==> flow/design.v <==
module cfg_count_stat  #(
    parameter DATA_WIDTH = 1 
)(
    input                     clk,
    input                     rstn,
    input                     rd_count_mode,      
    input                     sample_mode,        
    input                     rd,
    input    [DATA_WIDTH-1:0] data_in,
    input                     data_in_vld,
    input                     wr,                 
    input    [31:0]           wr_data,
    output  reg [31:0]        data_out 
);
reg [31:0] data_tmp;
reg  data_in_r;
always @ (posedge clk)
begin
    if (!rstn)
        data_in_r <= 0;
    else
        data_in_r <= data_in;
end
always @ (posedge clk)
begin
    if (!rstn)
        data_out <= 0;
    else if(rd)begin
        if (sample_mode)
            if (data_in_vld)
                data_out <= data_tmp + data_in;
            else
                data_out <= data_tmp;
        else
            data_out <= data_tmp ;
    end
end
always @ (posedge clk)
begin
    if (!rstn)
        data_tmp <= 0;
    else if (wr)
        data_tmp <= wr_data;
    else if(data_in_vld)begin
        case ({rd,rd_count_mode,sample_mode})
        3'b000: data_tmp <= data_tmp + (data_in && !data_in_r);
        3'b001: data_tmp <= data_tmp + data_in;
        3'b010: data_tmp <= data_tmp + (data_in && !data_in_r);
        3'b011: data_tmp <= data_tmp + data_in;
        3'b100: data_tmp <= 0; 
        3'b101: data_tmp <= 0;
        3'b110: data_tmp <= data_tmp + (data_in && !data_in_r);
        3'b111: data_tmp <= data_tmp + data_in;
        endcase
    end
    else if (rd && !rd_count_mode) begin
        data_tmp <= 0;
    end
end
endmodule
module cfg#(
    parameter ADDR_WIDTH = 32,
    parameter DATA_WIDTH = 32
)(
    input                             clk          ,
    input                             rstn         ,
    input        [ADDR_WIDTH - 1 : 0] addr         ,
    input        [DATA_WIDTH - 1 : 0] wdata        ,
    output  reg  [DATA_WIDTH - 1 : 0] rdata        ,
    output  reg                       rdata_vld    ,
    input                             wr           ,
    input                             rd           ,
    output  reg  [DATA_WIDTH - 1 : 0] addr_0_2     ,
    output  reg  [DATA_WIDTH - 1 : 0] addr_0_3     ,
    output  reg  [DATA_WIDTH - 1 : 0] addr_0_4     ,
    output  reg  [DATA_WIDTH - 1 : 0] addr_1_0     ,
    output  reg  [DATA_WIDTH - 1 : 0] addr_1_1     ,
    output  reg  [DATA_WIDTH - 1 : 0] addr_1_2     ,
    output  reg  [DATA_WIDTH - 1 : 0] addr_1_3     ,
    output  reg  [DATA_WIDTH - 1 : 0] addr_1_4     ,
    input        [DATA_WIDTH - 1 : 0] addr_2_0     ,
    input        [DATA_WIDTH - 1 : 0] addr_2_1     ,
    input        [DATA_WIDTH - 1 : 0] addr_2_2     ,
    input        [DATA_WIDTH - 1 : 0] addr_2_3      
);
localparam  RD_COUNT_MODE_0   = 6'h0  ;   
localparam  SAMPLE_MODE_0   = 6'h1  ;   
localparam  ADDR_0_2   = 6'h2  ;   
localparam  ADDR_0_3   = 6'h3  ;   
localparam  ADDR_0_4   = 6'h4  ;   
localparam  ADDR_1_0   = 6'h10  ;   
localparam  ADDR_1_1   = 6'h11  ;   
localparam  ADDR_1_2   = 6'h12  ;   
localparam  ADDR_1_3   = 6'h13  ;   
localparam  ADDR_1_4   = 6'h14  ;   
localparam  ADDR_2_0   = 6'h20  ;   
localparam  ADDR_2_1   = 6'h21  ;   
localparam  ADDR_2_2   = 6'h22  ;   
localparam  ADDR_2_3   = 6'h23  ;   
reg rd_count_mode;
reg sample_mode;
reg rdata_vld_r ;
reg rd_r;
reg [31:0]  addr_r;
reg [DATA_WIDTH - 1 : 0] addr_2_3_cnt;      
always @ (posedge clk)
begin
    rd_r <= rd ;
    addr_r   <= addr ;
end
always @ (posedge clk)
begin
    rdata_vld_r <= rd ;
    rdata_vld   <= rdata_vld_r ;
end
always @ (posedge clk)
begin
    if (!rstn)begin
        rd_count_mode  <= 1'h0 ;
        sample_mode  <= 1'h0 ;
        addr_0_2  <= 32'h0 ;
        addr_0_3  <= 32'h0 ;
        addr_0_4  <= 32'h0 ;
        addr_1_0  <= 32'h0 ;
        addr_1_1  <= 32'h0 ;
        addr_1_2  <= 32'h0 ;
        addr_1_3  <= 32'h0 ;
        addr_1_4  <= 32'h0 ;
    end
    else if (wr) begin
        case (addr[5:0])
            RD_COUNT_MODE_0 :
                rd_count_mode <= wdata[0] ;
            SAMPLE_MODE_0 :
                sample_mode <= wdata[0] ;
            ADDR_0_2 :
                addr_0_2 <= wdata ;
            ADDR_0_3 :
                addr_0_3 <= wdata ;
            ADDR_0_4 :
                addr_0_4 <= wdata ;
            ADDR_1_0 :
                addr_1_0 <= wdata ;
            ADDR_1_1 :
                addr_1_1 <= wdata ;
            ADDR_1_2 :
                addr_1_2 <= wdata ;
            ADDR_1_3 :
                addr_1_3 <= wdata ;
            ADDR_1_4 :
                addr_1_4 <= wdata ;
        endcase
    end
end
always @ (posedge clk)
begin
    if (!rstn) begin
        rdata <= 32'b0;
    end
    else if (rd_r) begin
        case (addr_r[5:0])
            RD_COUNT_MODE_0:
                rdata <= {31'b0,rd_count_mode};
            SAMPLE_MODE_0:
                rdata <= {31'b0,sample_mode};
            ADDR_0_2:
                rdata <= addr_0_2;
            ADDR_0_3:
                rdata <= addr_0_3;
            ADDR_0_4:
                rdata <= addr_0_4;
            ADDR_1_0:
                rdata <= addr_1_0;
            ADDR_1_1:
                rdata <= addr_1_1;
            ADDR_1_2:
                rdata <= addr_1_2;
            ADDR_1_3:
                rdata <= addr_1_3;
            ADDR_1_4:
                rdata <= addr_1_4;
            ADDR_2_0:
                rdata <= addr_2_0;
            ADDR_2_1:
                rdata <= addr_2_1;
            ADDR_2_2:
                rdata <= addr_2_2;
            ADDR_2_3:
                rdata <= addr_2_3_cnt;
            default :
                rdata <= 32'hf0f0f0f0;
        endcase
    end
end
wire addr_2_3_rd;
assign addr_2_3_rd = (addr[5:0] == ADDR_2_3 ) ? rd : 1'b0;
cfg_count_stat  addr_2_3_stat(
    .clk(clk),
    .rstn(rstn),
    .rd_count_mode(rd_count_mode),
    .sample_mode(sample_mode),
    .rd(addr_2_3_rd),
    .data_in(addr_2_3[0]),
    .data_in_vld(1'b1),
    .wr(wr && (addr[5:0] == ADDR_2_3)),
    .wr_data(wdata),
    .data_out(addr_2_3_cnt) 
);
endmodule
module cfg_test#(
    parameter DATA_WIDTH = 32
)(
    input clk,
    input rstn,
    input        [DATA_WIDTH - 1 : 0] in_0_2     ,
    input        [DATA_WIDTH - 1 : 0] in_0_3     ,
    input        [DATA_WIDTH - 1 : 0] in_0_4     ,
    input        [DATA_WIDTH - 1 : 0] in_1_0     ,
    input        [DATA_WIDTH - 1 : 0] in_1_1     ,
    input        [DATA_WIDTH - 1 : 0] in_1_2     ,
    input        [DATA_WIDTH - 1 : 0] in_1_3     ,
    input        [DATA_WIDTH - 1 : 0] in_1_4     ,
    output       [DATA_WIDTH - 1 : 0] out_2_0     ,
    output       [DATA_WIDTH - 1 : 0] out_2_1     ,
    output       [DATA_WIDTH - 1 : 0] out_2_2     ,
    output       [DATA_WIDTH - 1 : 0] out_2_3      
);
reg [18:0] cnt;
reg [31:0] reg_0_2;
reg [31:0] reg_2_0;
assign out_2_1 = 1'b1;
assign out_2_2 = 1'b0;
assign out_2_0 = reg_2_0;
always @ (posedge clk)
begin
    if (!rstn)
        reg_0_2 <= 0;
    else
        reg_0_2 <= in_0_2;
end
always @ (posedge clk)
begin
    if (!rstn)
        reg_2_0 <= 0;
    else
        reg_2_0 <= reg_0_2 + 1;
end
always @ (posedge clk)
begin
    if (!rstn)
        cnt <= 0;
    else 
        cnt <= cnt +1;
end
assign out_2_3 = (cnt <100) ? 1'b0 :1'b1;
endmodule
module cfg_test_top(
    input clk ,
    input rstn ,
    input        [32 - 1 : 0] addr         ,
    input        [32 - 1 : 0] wdata        ,
    output       [32 - 1 : 0] rdata        ,
    output                    rdata_vld    ,
    input                     wr           ,
    input                     rd            
);
wire [31:0] in_0_2   ;
wire [31:0] in_0_3   ;
wire [31:0] in_0_4   ;
wire [31:0] in_1_0   ;
wire [31:0] in_1_1   ;
wire [31:0] in_1_2   ;
wire [31:0] in_1_3   ;
wire [31:0] in_1_4   ;
wire [31:0] out_2_0  ;
wire [31:0] out_2_1  ;
wire [31:0] out_2_2  ;
wire [31:0] out_2_3  ;
cfg_test cfg_test_u0(
    .clk        ( clk       ),
    .rstn       ( rstn      ),
    .in_0_2     ( in_0_2    ),
    .in_0_3     ( in_0_3    ),
    .in_0_4     ( in_0_4    ),
    .in_1_0     ( in_1_0    ),
    .in_1_1     ( in_1_1    ),
    .in_1_2     ( in_1_2    ),
    .in_1_3     ( in_1_3    ),
    .in_1_4     ( in_1_4    ),
    .out_2_0    ( out_2_0   ),
    .out_2_1    ( out_2_1   ),
    .out_2_2    ( out_2_2   ),
    .out_2_3    ( out_2_3   )  
);
cfg cfg_u0(
    .clk          (clk         ),
    .rstn         (rstn        ),
    .addr         (addr        ),
    .wdata        (wdata       ),
    .rdata        (rdata       ),
    .rdata_vld    (rdata_vld   ),
    .wr           (wr          ),
    .rd           (rd          ),
    .addr_0_2     (in_0_2     ),
    .addr_0_3     (in_0_3     ),
    .addr_0_4     (in_0_4     ),
    .addr_1_0     (in_1_0     ),
    .addr_1_1     (in_1_1     ),
    .addr_1_2     (in_1_2     ),
    .addr_1_3     (in_1_3     ),
    .addr_1_4     (in_1_4     ),
    .addr_2_0     (out_2_0    ),
    .addr_2_1     (out_2_1    ),
    .addr_2_2     (out_2_2    ),
    .addr_2_3     (out_2_3    ) 
);
endmodule
# From RTL to reports: cfg_test_top
# Tool output for the design above, in the order of the flow.
# Lines are those of the file above, counted from 1.
# Library cell names are shortened.
# The mark - stands for no value.
dict set report setup {
  top {cfg_test_top}
  clock_port {clk}
  cell_library {sky130hd}
  corner {tt_025C_1v80}
}

# Word-level counts
# Counts by Yosys on the flattened word-level netlist (proc, flatten, opt, wreduce; memories kept). Register bits leave out memories and registers merged into their read ports (data or address); mux counts leave out enables and synchronous resets folded into registers. Print and check cells are left out. Cells with the same type and inputs are merged into one.
dict set report classes {
  addsub 4
  n_cmp 1
  n_eq 30
  muxes 6
  reduce_logical 19
}
# operator n
set ops {}
lappend ops {{parallel mux 32 bit (select 14 bit)} 1}
lappend ops {{parallel mux 32 bit (select 3 bit)} 1}
lappend ops {{adder 32 x 1 -> 32 bit} 2}
lappend ops {{two-way mux 32 bit} 2}
lappend ops {{equality test 6 x 5 -> 1 bit (second input constant)} 10}
lappend ops {{adder 32 x 1 -> 32 bit (second input constant)} 1}
lappend ops {{equality test 6 bit (second input constant)} 5}
lappend ops {{equality test 6 x 2 -> 1 bit (second input constant)} 4}
lappend ops {{AND reduction 2 bit} 10}
lappend ops {{adder 19 x 1 -> 19 bit (second input constant)} 1}
lappend ops {{less-than comparator 19 x 7 -> 1 bit (second input constant)} 1}
lappend ops {{equality test 3 bit (second input constant)} 4}
lappend ops {{equality test 6 x 1 -> 1 bit (second input constant)} 2}
lappend ops {{equality test 6 x 3 -> 1 bit (second input constant)} 2}
lappend ops {{logical NOT 6 bit} 2}
lappend ops {{equality test 3 x 2 -> 1 bit (second input constant)} 2}
lappend ops {{OR reduction 3 bit} 2}
lappend ops {{equality test 3 x 1 -> 1 bit (second input constant)} 1}
lappend ops {{logical NOT 3 bit} 1}
lappend ops {{logical AND 1 bit} 2}
lappend ops {{OR reduction 2 bit} 1}
lappend ops {{two-way mux 1 bit} 2}
lappend ops {{logical NOT 1 bit} 1}
dict set report word_totals {
  regBits 446
  in_bits 68
  out_inout_bits 33
  elab_cells 80
}

# Logic depth
# Depth = most cells in a row (Yosys ltp): at word level without a register or memory, in the mapped netlist without a sequential cell, where the memories' decode and read muxes count.
dict set report depth {
  ltp_word 6
  abc_area 1
  ltp_mapped 17
  depth_no_buf 16
}

# After synthesis
# Yosys stat after the flow's synthesis: flattened, memories mapped to cells. It holds for the ABC_AREA given above (unset counts as 0); a run with the other value may have another netlist.
dict set report synth_totals {
  cells 3041
  mapped_area_um2 20465.9
  sequential_area_um2 8928.6
  ffs 446
}
# cell_type n area_total_um2
set by_type {}
lappend by_type {dfxtp_1 446 8.93E+03}
lappend by_type {nand2_1 593 2.23E+03}
lappend by_type {nor2_1 481 1.81E+03}
lappend by_type {o21ai_0 361 1.81E+03}
lappend by_type {a21oi_1 270 1.35E+03}
lappend by_type {inv_1 333 1.25E+03}
lappend by_type {nand3_1 185 925.888}
lappend by_type {clkbuf_1 107 401.635}
lappend by_type {o22ai_1 50 312.8}
lappend by_type {buf_2 30 150.144}
lappend by_type {nor2_4 12 135.13}
lappend by_type {nor2_2 19 118.864}
lappend by_type {nor3_1 23 115.11}
lappend by_type {xor2_1 11 96.342}
lappend by_type {nand4_1 13 81.328}
lappend by_type {ha_1 6 75.072}
lappend by_type {buf_6 6 67.565}
lappend by_type {buf_4 8 60.058}
# Not listed: further types 23, cells in them 87.

# Path before layout
# Source: OpenSTA report_checks on the synthesized netlist (no wires, ideal clock, input and output delay 20% of the period each), path of least setup slack; recovery checks are left aside. Register names are those of the netlist, which keeps one name where synthesis merged equal registers.
dict set report synth_path {
  path_kind {register -> register}
  startpoint {register cfg_test_u0.cnt[12]}
  endpoint {register cfg_u0.addr_2_3_stat.data_tmp[10]}
  tclk_ns 5.0
  setup_ns 0.120
  arrival_time_ns 2.144
  required_ns 4.880
  slack_ns 2.736
  path_delay_ns 2.264
  driving_pins 15
  n_path_buf 1
  period_less_setup_slack_ns 2.264
}
# "path_delay_ns" = arrival - input delay + setup time.
# "driving_pins" counts driving pins, that of a launching flip-flop among them; a cell with two outputs on the path counts twice.
# "period_less_setup_slack_ns" = period - worst setup slack (recovery checks aside). The figure is calculated, with input and output delays left at 20% of the set period.
# The rows between start and end are the longest chain of elaborated cells between them; the timing report does not say that the signal goes this way. Where chains are equally long, one stands for them.
# Each line given opens the expression or statement behind the cell; cells for indexed reads and writes are added by Yosys, which also makes memories of some case tables.
# A register here has more assigning lines than the two given.
dict set report synth_via {
  cell_sequence {dfxtp_1 > clkbuf_1 > nor4_1 > o2111ai_1 > nand2_1 > inv_1 > ha_1 > ha_1 > nand2_1 > inv_1 > nand3_1 > nor2_1 > or2_2 > nand3_1 > a21oi_1}
  elab_chain_cells 6
  cone_cells 7
}
# item line
set synth_lines {}
lappend synth_lines {{from (decl)} 228} ;# reg [18:0] cnt;
lappend synth_lines {{from (assign)} 251} ;# cnt <= 0;
lappend synth_lines {{from (assign)} 253} ;# cnt <= cnt +1;
lappend synth_lines {{less-than comparator 19 x 7 -> 1 bit} 255} ;# assign out_2_3 = (cnt <100) ? 1'b0 :1'b1;
lappend synth_lines {{two-way mux 1 bit} 255}
lappend synth_lines {{logical AND 1 bit} 52} ;# 3'b110: data_tmp <= data_tmp + (data_in && !data_in_r);
lappend synth_lines {{adder 32 x 1 -> 32 bit} 52}
lappend synth_lines {{parallel mux 32 bit (select 3 bit)} 45} ;# case ({rd,rd_count_mode,sample_mode})
lappend synth_lines {{two-way mux 32 bit} 42} ;# else if (wr)
lappend synth_lines {{to (assign)} 43} ;# data_tmp <= wr_data;
lappend synth_lines {{to (assign)} 46} ;# 3'b000: data_tmp <= data_tmp + (data_in && !data_in_r);
lappend synth_lines {{to (decl)} 15} ;# reg [31:0] data_tmp;
# Some nets on the timed path still bear RTL names; the line given drives or declares the net.
# net line
set synth_nets {}
lappend synth_nets {cfg_u0.addr_2_3_stat.data_in[0] 255}

# Worst path after layout
# From the final timing report of entry A: the path of least setup slack in the routed layout; clock arrival at registers is part of the times.
dict set report layout_path {
  path_kind {register -> register}
  startpoint {register cfg_test_u0.cnt[5]}
  endpoint {register cfg_u0.addr_2_3_stat.data_tmp[8]}
  tclk_ns 5.0
  setup_ns 0.08
  arrival_time_ns 4.18
  required_ns 5.53
  slack_ns 1.35
  driving_pins 15
  n_path_buf 0
}
# The rows between start and end are the longest chain of elaborated cells between them; the timing report does not say that the signal goes this way. Where chains are equally long, one stands for them.
# A register here has more assigning lines than the two given.
dict set report layout_via {
  cell_sequence {dfxtp_1 > nand2_1 > o2111ai_1 > nand2_1 > inv_1 > ha_1 > ha_1 > nand2_1 > nor2_1 > nand2_1 > inv_1 > nor2_1 > o21ai_0 > nand2_1 > a21oi_1}
  elab_chain_cells 6
  cone_cells 7
}
# item line
set layout_lines {}
lappend layout_lines {{from (decl)} 228} ;# reg [18:0] cnt;
lappend layout_lines {{from (assign)} 251} ;# cnt <= 0;
lappend layout_lines {{from (assign)} 253} ;# cnt <= cnt +1;
lappend layout_lines {{less-than comparator 19 x 7 -> 1 bit} 255} ;# assign out_2_3 = (cnt <100) ? 1'b0 :1'b1;
lappend layout_lines {{two-way mux 1 bit} 255}
lappend layout_lines {{logical AND 1 bit} 52} ;# 3'b110: data_tmp <= data_tmp + (data_in && !data_in_r);
lappend layout_lines {{adder 32 x 1 -> 32 bit} 52}
lappend layout_lines {{parallel mux 32 bit (select 3 bit)} 45} ;# case ({rd,rd_count_mode,sample_mode})
lappend layout_lines {{two-way mux 32 bit} 42} ;# else if (wr)
lappend layout_lines {{to (assign)} 43} ;# data_tmp <= wr_data;
lappend layout_lines {{to (assign)} 46} ;# 3'b000: data_tmp <= data_tmp + (data_in && !data_in_r);
lappend layout_lines {{to (decl)} 15} ;# reg [31:0] data_tmp;
# Some nets on the timed path still bear RTL names; the line given drives or declares the net.
# net line
set layout_nets {}
lappend layout_nets {cfg_u0.addr_2_3_stat.data_in[0] 255}

; Design cfg_test_top on sky130hd. What follows are 6 stored runs of the flow, each under its own settings; their order means nothing. The constraints put input and output delay at 20% of the set period each and load the outputs with 0.01 pF.
; "clock_period_reached_ns" is the run's clock period less its worst setup slack. It is reckoned from that one timing run; input and output delays stay at 20% of the period that was set.
; "worst_path_ns" = time allowed to the worst setup path (clock period - input delay - output delay, where it has them) - its slack; a late launch clock adds to it, a late capture clock takes from it.
; "final_power_w" rests on the timing tool's default activity at the inputs, not on a simulated workload.

[entry A: settings]
ABC_AREA = 1
CELL_PAD_IN_SITES_GLOBAL_PLACEMENT = 2
CORE_UTILIZATION = 40
GPL_ROUTABILITY_DRIVEN = 0
GPL_TIMING_DRIVEN = 0
HOLD_SLACK_MARGIN = 0.01
PLACE_DENSITY = 0.76
period_ns = 5.0
CAP_MARGIN = 20
CORE_MARGIN = 2
SLEW_MARGIN = 20
[entry A: results]
worst_path_ns = 3.65
timing.worst_path_kind = register -> register
util_frac = 0.466
timing.setup.tns_ns = 0.000
stdcell_area_um2 = 23498.8
design_die_area_um2 = 52989.7
clock_period_reached_ns = 3.652
ws_hold_ns = 0.337
synth_chip_area_um2 = 20465.9
fin_ws_ns = 1.348
final_power_w = 0.007721

[entry B: settings]
ABC_AREA = 1
CELL_PAD_IN_SITES_DETAIL_PLACEMENT = 0
CORE_ASPECT_RATIO = 1.73
CTS_CLUSTER_DIAMETER = 84
CTS_CLUSTER_SIZE = 50
GPL_ROUTABILITY_DRIVEN = 0
HOLD_SLACK_MARGIN = 0.09
MAX_ROUTING_LAYER = met4
PLACE_DENSITY_LB_ADDON = 0.08
SETUP_SLACK_MARGIN = -0.18
SLEW_MARGIN = 0
period_ns = 5.0
CAP_MARGIN = 20
CORE_MARGIN = 2
CORE_UTILIZATION = 40
[entry B: results]
fin_ws_ns = 1.805
synth_chip_area_um2 = 20465.9
design_die_area_um2 = 53059.1
util_frac = 0.436
timing.setup.tns_ns = 0.000
worst_path_ns = 3.19
timing.worst_path_kind = register -> register
stdcell_area_um2 = 22180.0
clock_period_reached_ns = 3.195
final_power_w = 0.005911
ws_hold_ns = 0.394

[entry C: settings]
CORE_MARGIN = 6
CORE_UTILIZATION = 22
CTS_CLUSTER_DIAMETER = 251
CTS_CLUSTER_SIZE = 46
MAX_ROUTING_LAYER = met4
MIN_ROUTING_LAYER = met1
PLACE_DENSITY_LB_ADDON = 0.14
SETUP_SLACK_MARGIN = -0.19
TNS_END_PERCENT = 70
period_ns = 5.24
CAP_MARGIN = 20
SLEW_MARGIN = 20
[entry C: results]
stdcell_area_um2 = 21069.0
timing.setup.tns_ns = 0.000
synth_chip_area_um2 = 18995.7
worst_path_ns = 3.58
timing.worst_path_kind = register -> register
design_die_area_um2 = 93541.2
final_power_w = 0.005308
fin_ws_ns = 1.662
clock_period_reached_ns = 3.578
util_frac = 0.247
ws_hold_ns = 0.465

[entry D: settings]
CELL_PAD_IN_SITES_DETAIL_PLACEMENT = 0
CORE_ASPECT_RATIO = 1.73
CTS_CLUSTER_DIAMETER = 331
CTS_CLUSTER_SIZE = 50
GPL_ROUTABILITY_DRIVEN = 1
HOLD_SLACK_MARGIN = 0.09
MAX_ROUTING_LAYER = met5
SETUP_SLACK_MARGIN = -0.18
SLEW_MARGIN = 0
period_ns = 5.0
CAP_MARGIN = 20
CORE_MARGIN = 2
CORE_UTILIZATION = 40
[entry D: results]
clock_period_reached_ns = 3.204
util_frac = 0.433
fin_ws_ns = 1.796
synth_chip_area_um2 = 18995.7
design_die_area_um2 = 49314.1
worst_path_ns = 3.20
timing.worst_path_kind = register -> register
stdcell_area_um2 = 20414.6
timing.setup.tns_ns = 0.000
ws_hold_ns = 0.462
final_power_w = 0.005518

[entry E: settings]
CORE_UTILIZATION = 40
period_ns = 3.58
CAP_MARGIN = 20
CORE_MARGIN = 2
SLEW_MARGIN = 20
[entry E: results]
final_power_w = 0.010664
ws_hold_ns = 0.393
design_die_area_um2 = 49248.5
fin_ws_ns = 0.601
stdcell_area_um2 = 21760.9
synth_chip_area_um2 = 18995.7
worst_path_ns = 2.98
timing.worst_path_kind = register -> register
timing.setup.tns_ns = 0.000
util_frac = 0.465
clock_period_reached_ns = 2.979

[entry F: settings]
CORE_UTILIZATION = 40
period_ns = 5.0
CAP_MARGIN = 20
CORE_MARGIN = 2
SLEW_MARGIN = 20
[entry F: results]
stdcell_area_um2 = 21605.7
ws_hold_ns = 0.450
clock_period_reached_ns = 3.458
synth_chip_area_um2 = 18995.7
timing.setup.tns_ns = 0.000
util_frac = 0.462
final_power_w = 0.007538
design_die_area_um2 = 49248.5
worst_path_ns = 2.46
timing.worst_path_kind = input -> register
fin_ws_ns = 1.542
